==> flow/design.v <==
module Cfu (
    input               cmd_valid,
    output              cmd_ready,
    input      [9:0]    cmd_payload_function_id,
    input      [31:0]   cmd_payload_inputs_0,
    input      [31:0]   cmd_payload_inputs_1,
    output reg          rsp_valid,
    input               rsp_ready,
    output reg [31:0]   rsp_payload_outputs_0,
    input               reset,
    input               clk
);
    reg signed [31:0] InputOffset, FilterOffset;
    reg signed [31:0] accumulator;  
    reg signed [31:0] acc0, acc1, acc2, acc3;
    reg [31:0] global_input;
    wire [31:0] simd_input = (cmd_payload_function_id[9:3] == 7'd0) ? cmd_payload_inputs_0 : global_input;
    wire [31:0] simd_filter = (cmd_payload_function_id[9:3] == 7'd0) ? cmd_payload_inputs_1 : cmd_payload_inputs_0;
    wire signed [31:0] prod_0, prod_1, prod_2, prod_3;
    assign prod_0 = ($signed(simd_input[7 : 0]) + InputOffset) * ($signed(simd_filter[7 : 0]) + FilterOffset);
    assign prod_1 = ($signed(simd_input[15: 8]) + InputOffset) * ($signed(simd_filter[15: 8]) + FilterOffset);
    assign prod_2 = ($signed(simd_input[23:16]) + InputOffset) * ($signed(simd_filter[23:16]) + FilterOffset);
    assign prod_3 = ($signed(simd_input[31:24]) + InputOffset) * ($signed(simd_filter[31:24]) + FilterOffset);
    wire signed [31:0] sum_prods;
    assign sum_prods = prod_0 + prod_1 + prod_2 + prod_3;
    assign cmd_ready = ~rsp_valid;
    always @(posedge clk) begin
        if (reset) begin
            rsp_payload_outputs_0 <= 32'b0;
            rsp_valid <= 1'b0;
            InputOffset <= 32'd0;
            FilterOffset <= 32'd0;
            accumulator <= 32'd0;
            acc0 <= 32'd0;
            acc1 <= 32'd0;
            acc2 <= 32'd0;
            acc3 <= 32'd0;
            global_input <= 32'd0;
        end else if (rsp_valid) begin
            if (rsp_ready) rsp_valid <= 1'b0;
        end else if (cmd_valid) begin
            rsp_valid <= 1'b1;
            case (cmd_payload_function_id[9:3])
                7'd0: begin
                    accumulator <= accumulator + sum_prods;
                    rsp_payload_outputs_0 <= accumulator;
                end
                7'd1: begin
                    accumulator <= 32'd0;
                    rsp_payload_outputs_0 <= 32'd0;
                end
                7'd2: begin
                    InputOffset <= $signed(cmd_payload_inputs_0);
                    rsp_payload_outputs_0 <= $signed(cmd_payload_inputs_0);
                end
                7'd3: begin
                    FilterOffset <= $signed(cmd_payload_inputs_0);
                    rsp_payload_outputs_0 <= $signed(cmd_payload_inputs_0);
                end
                7'd4: begin
                    rsp_payload_outputs_0 <= accumulator;
                end
                7'd5: begin
                    global_input <= cmd_payload_inputs_0;
                end
                7'd6: begin
                    acc0 <= acc0 + sum_prods;
                end
                7'd7: begin
                    acc1 <= acc1 + sum_prods;
                end
                7'd8: begin
                    acc2 <= acc2 + sum_prods;
                end
                7'd9: begin
                    acc3 <= acc3 + sum_prods;
                end
                7'd10: begin
                    acc0 <= 32'd0;
                    acc1 <= 32'd0;
                    acc2 <= 32'd0;
                    acc3 <= 32'd0;
                end
                7'd11: rsp_payload_outputs_0 <= acc0;
                7'd12: rsp_payload_outputs_0 <= acc1;
                7'd13: rsp_payload_outputs_0 <= acc2;
                7'd14: rsp_payload_outputs_0 <= acc3;
                default: rsp_payload_outputs_0 <= 32'b0;
            endcase
        end
    end
endmodule
## Tool chain data of Cfu

Tool output for the design above, in the order of the flow.
Line numbers count from 1 in the design file above.
Operators: Yosys type, input widths -> output width; for muxes data width and select width s.
Cell names lack the library's common part.
The mark n/a stands for no value.

- Design top: Cfu
- Clock input: clk
- Standard-cell library: sky130hd
- Library corner: tt_025C_1v80

## Elaborated design

Source: Yosys, flattened and elaborated, memories not mapped. Widths are those after wreduce. Registers that Yosys merges into a memory's read port (data or address) are not register bits. Print and check cells do not count. Equal cells are merged and count once.

- $add $sub $neg: 16
- Multipliers: 4
- Eq/ne operators: 14
- Multiplexer cells: 11
- Bitwise logic cells: 2
- Reduce/logical cells: 18

Operators with widths:

| kind | count |
|---|---|
| $mul 32x32->32 | 4 |
| $pmux 32 s2 | 5 |
| $add 32x32->32 | 8 |
| $add 8x32->32 | 8 |
| $pmux 32 s7 | 1 |
| $mux 32 | 2 |
| $eq 7x4->1 const B | 7 |
| $eq 7x3->1 const B | 4 |
| $reduce_and 3->1 | 9 |
| $eq 7x2->1 const B | 2 |
| $reduce_bool 2->1 | 5 |
| $eq 7x1->1 const B | 1 |
| $logic_not 7->1 | 1 |
| $reduce_or 6->1 | 1 |
| $reduce_or 2->1 | 2 |
| $mux 1 | 3 |
| $not 1->1 | 2 |

- Register bits after elaboration: 289
- Bits of input ports: 78
- Cells after elaboration: 75

## Longest topological paths

Longest topological path by Yosys (ltp), each cell counted once; first at word level (registers and memories cut), then after technology mapping (sequential cells cut; the memories' decode and read muxes count).

- Depth in word-level cells: 9
- ABC_AREA: 0
- Depth in mapped cells: 63

## Netlist

Source: synth_stat.txt of the flow (Yosys; design flattened, memories mapped). It holds for the ABC_AREA given above (unset counts as 0); a run with the other value may have another netlist.
Totals and module areas in this step are rounded.

Cell types:

| type | count | total area (µm²) |
|---|---|---|
| fa_1 | 1,809 | 3.62E+04 |
| ha_1 | 984 | 1.23E+04 |
| inv_1 | 2,258 | 8.48E+03 |
| dfxtp_1 | 289 | 5.79E+03 |
| nand2_1 | 1,507 | 5.66E+03 |
| nor2_1 | 1,002 | 3.76E+03 |
| xnor2_1 | 425 | 3,722.32 |
| a21oi_1 | 458 | 2.29E+03 |
| and2_1 | 337 | 2.11E+03 |
| xor2_1 | 175 | 1,532.72 |
| clkbuf_1 | 392 | 1.47E+03 |
| o21ai_0 | 206 | 1.03E+03 |
| a21o_1 | 113 | 848.314 |
| a22oi_1 | 101 | 758.227 |
| mux2_2 | 64 | 720.691 |
| xnor3_1 | 32 | 720.691 |
| a222oi_1 | 64 | 640.614 |
| nor2b_1 | 92 | 575.552 |

Not listed: further types 79, cells in them 943.

- Cell count: 11,251
- Synthesis area: 95,400 µm²
- Sequential area: 5,790 µm²
- Flip-flops: 289
- Buffers: 396

## Timing after synthesis

Source: OpenSTA report_checks on the synthesized netlist (no wires, ideal clock, input and output delay 20% of the period each), path of least setup slack; recovery checks are left aside. Register names are those of the netlist, which keeps one name where synthesis merged equal registers.

- Path kind: input to register
- From: in cmd_payload_function_id[4]
- To: reg acc0[31]
- Clock period: 20,000 ps
- Input delay: 4,000 ps
- Library setup time: 127 ps
- Time at the first pin: 4,000 ps
- Data arrival time: 18,193 ps
- Required time: 19,873 ps
- Path slack: 1,679 ps
- Path delay: 14,320 ps
- Driving pins on the path: 51
- Path buffers: 3
- Synthesis period reached: 18,321 ps

"path delay" = arrival - input delay + setup time.
"driving pins on the path": output pins that drive a net of the path, with the launching flip-flop's if there is one; two outputs of one cell count as two.
"synthesis period reached" is the clock period less the worst setup slack; recovery checks do not enter. This is arithmetic on one report: input and output delays are still those of the set period (20% each).
Between the ends stands the longest chain of elaborated cells between them, by number of cells; it is not shown to be the way that was timed. Of several equally long chains one is given.
Each line given opens the expression or statement behind the cell; cells for indexed reads and writes are added by Yosys, which also makes memories of some case tables.
At most two assigning lines are given for a register; there are more.

- Path through: clkbuf_1 > nor2_1 > nand3_1 > clkbuf_1 > clkbuf_1 > mux2_2 > ha_1 > inv_1 > fa_1 > nor2b_1 > o31a_1 > o211a_1 > nor4_4 > o21ai_2 > o41ai_2 > o211a_1 > a21oi_1 > a21o_1 > (+15 left out) > xor2_1 > xnor2_1 > xnor2_1 > xnor2_1 > xnor2_1 > xnor3_1 > xnor2_1 > xnor3_1 > xor2_1 > xnor3_1 > xnor3_1 > xnor3_1 > xnor3_2 > mux2_1 > and2_1 > mux2_2 > a211oi_1 > o32ai_1
- Cells in the longest elaborated chain: 9
- Elaborated cells between the ends (all ways): 24
- Classes of those cells: 12 x add/sub; 4 x mul; 2 x eq/ne; 3 x mux; 3 x reduce/logical

Ends and longest elaborated chain, post-synthesis:

| item | RTL line | text |
|---|---|---|
| start, declared | 4 | `input      [9:0]    cmd_payload_function_id,` |
| $logic_not 7->1 | 17 | `wire [31:0] simd_input = (cmd_payload_function_id[9:3] == 7'd0) ? cmd_payload_inputs_0 : global_input;` |
| $mux 32 | 17 |  |
| $add 8x32->32 | 20 | `assign prod_0 = ($signed(simd_input[7 : 0]) + InputOffset) * ($signed(simd_filter[7 : 0]) + FilterOffset);` |
| $mul 32x32->32 | 20 |  |
| $add 32x32->32 x3 | 25 | `assign sum_prods = prod_0 + prod_1 + prod_2 + prod_3;` |
| $add 32x32->32 | 67 | `acc0 <= acc0 + sum_prods;` |
| $pmux 32 s2 | 43 | `case (cmd_payload_function_id[9:3])` |
| end, assigned | 34 | `acc0 <= 32'd0;` |
| end, assigned | 67 |  |
| end, declared | 15 | `reg signed [31:0] acc0, acc1, acc2, acc3;` |

## Timing after layout

Path of least setup slack in the final report of entry A (OpenROAD, finished layout, wires in). Where an end is a register, its clock arrival counts in the times.
The path's times are printed in steps of 10 ps; the period is the one set.

- Path kind: input to register
- From: in cmd_payload_function_id[6]
- To: reg acc1[31]
- Clock period: 19,700 ps
- Input delay: 3,940 ps
- Library setup time: 80 ps
- Time at the first pin: 3,940 ps
- Data arrival time: 19,780 ps
- Required time: 20,170 ps
- Path slack: 380 ps
- Driving pins on the path: 53
- Path buffers: 4

Between the ends stands the longest chain of elaborated cells between them, by number of cells; it is not shown to be the way that was timed. Of several equally long chains one is given.
At most two assigning lines are given for a register; there are more.

- Path through: clkdlybuf4s50_1 > nor2_2 > nand3_4 > buf_6 > buf_6 > mux2_2 > ha_1 > fa_1 > a21oi_1 > o21ai_2 > a22o_1 > a2111oi_4 > nor3_2 > o2111a_1 > a211oi_1 > o31a_1 > nand2_1 > fa_1 > (+17 left out) > xnor2_1 > xnor2_1 > xnor2_1 > xnor2_1 > xnor3_1 > xnor2_1 > xnor3_1 > xor2_1 > xnor3_1 > xnor3_1 > xnor3_1 > xnor3_2 > buf_4 > xnor2_4 > xnor2_4 > xor2_1 > or3_1 > a31oi_1
- Cells in the longest elaborated chain: 9
- Elaborated cells between the ends (all ways): 24
- Classes of those cells: 12 x add/sub; 4 x mul; 2 x eq/ne; 3 x mux; 3 x reduce/logical

Ends and longest elaborated chain, post-layout:

| item | RTL line | text |
|---|---|---|
| start, declared | 4 | `input      [9:0]    cmd_payload_function_id,` |
| $logic_not 7->1 | 17 | `wire [31:0] simd_input = (cmd_payload_function_id[9:3] == 7'd0) ? cmd_payload_inputs_0 : global_input;` |
| $mux 32 | 17 |  |
| $add 8x32->32 | 20 | `assign prod_0 = ($signed(simd_input[7 : 0]) + InputOffset) * ($signed(simd_filter[7 : 0]) + FilterOffset);` |
| $mul 32x32->32 | 20 |  |
| $add 32x32->32 x3 | 25 | `assign sum_prods = prod_0 + prod_1 + prod_2 + prod_3;` |
| $add 32x32->32 | 70 | `acc1 <= acc1 + sum_prods;` |
| $pmux 32 s2 | 43 | `case (cmd_payload_function_id[9:3])` |
| end, assigned | 35 | `acc1 <= 32'd0;` |
| end, assigned | 70 |  |
| end, declared | 15 | `reg signed [31:0] acc0, acc1, acc2, acc3;` |

## Implementation results

Module Cfu, platform sky130hd: 3 stored runs of the flow (Yosys, OpenROAD) with differing settings, in no particular order. Input and output delays are each 20% of the period that was set; the output load is 0.01 pF.
By "total power of the final layout" is meant OpenSTA's value without simulated activity: inputs other than the clock are taken to toggle once in ten clock periods, and the tool carries that through the logic.
Measured values are rounded.

### Entry A

Settings: `CORE_UTILIZATION=40`, `period_ns=19.7`, `CAP_MARGIN=20`, `CORE_MARGIN=2`, `SLEW_MARGIN=20`

- Chip area in the Yosys report: 95,400 µm²
- Full die area: 242,000 µm²
- Area of the standard cells in the finished layout: 109,000 µm²
- Worst setup slack after layout: 382 ps
- Worst hold slack in the final report: 452 ps
- Total power of the final layout: 0.00269 W

### Entry B

Settings: `CORE_UTILIZATION=40`, `SETUP_SLACK_MARGIN=3.56`, `period_ns=19.7`, `CAP_MARGIN=20`, `CORE_MARGIN=2`, `SLEW_MARGIN=20`

- Chip area in the Yosys report: 95,400 µm²
- Full die area: 242,000 µm²
- Area of the standard cells in the finished layout: 109,000 µm²
- Worst setup slack after layout: 2,240 ps
- Worst hold slack in the final report: 457 ps
- Total power of the final layout: 0.00269 W

### Entry C

Settings: `ABC_AREA=1`, `CAP_MARGIN=30`, `CELL_PAD_IN_SITES_DETAIL_PLACEMENT=2`, `CORE_UTILIZATION=46`, `CTS_CLUSTER_SIZE=77`, `GPL_TIMING_DRIVEN=0`, `MAX_ROUTING_LAYER=met4`, `MIN_ROUTING_LAYER=met2`, `PLACE_DENSITY_LB_ADDON=0.07`, `SETUP_SLACK_MARGIN=1.86`, `period_ns=12.3`, `CORE_MARGIN=2`, `SLEW_MARGIN=20`

Not finished: placement ended with error DPL-0033.
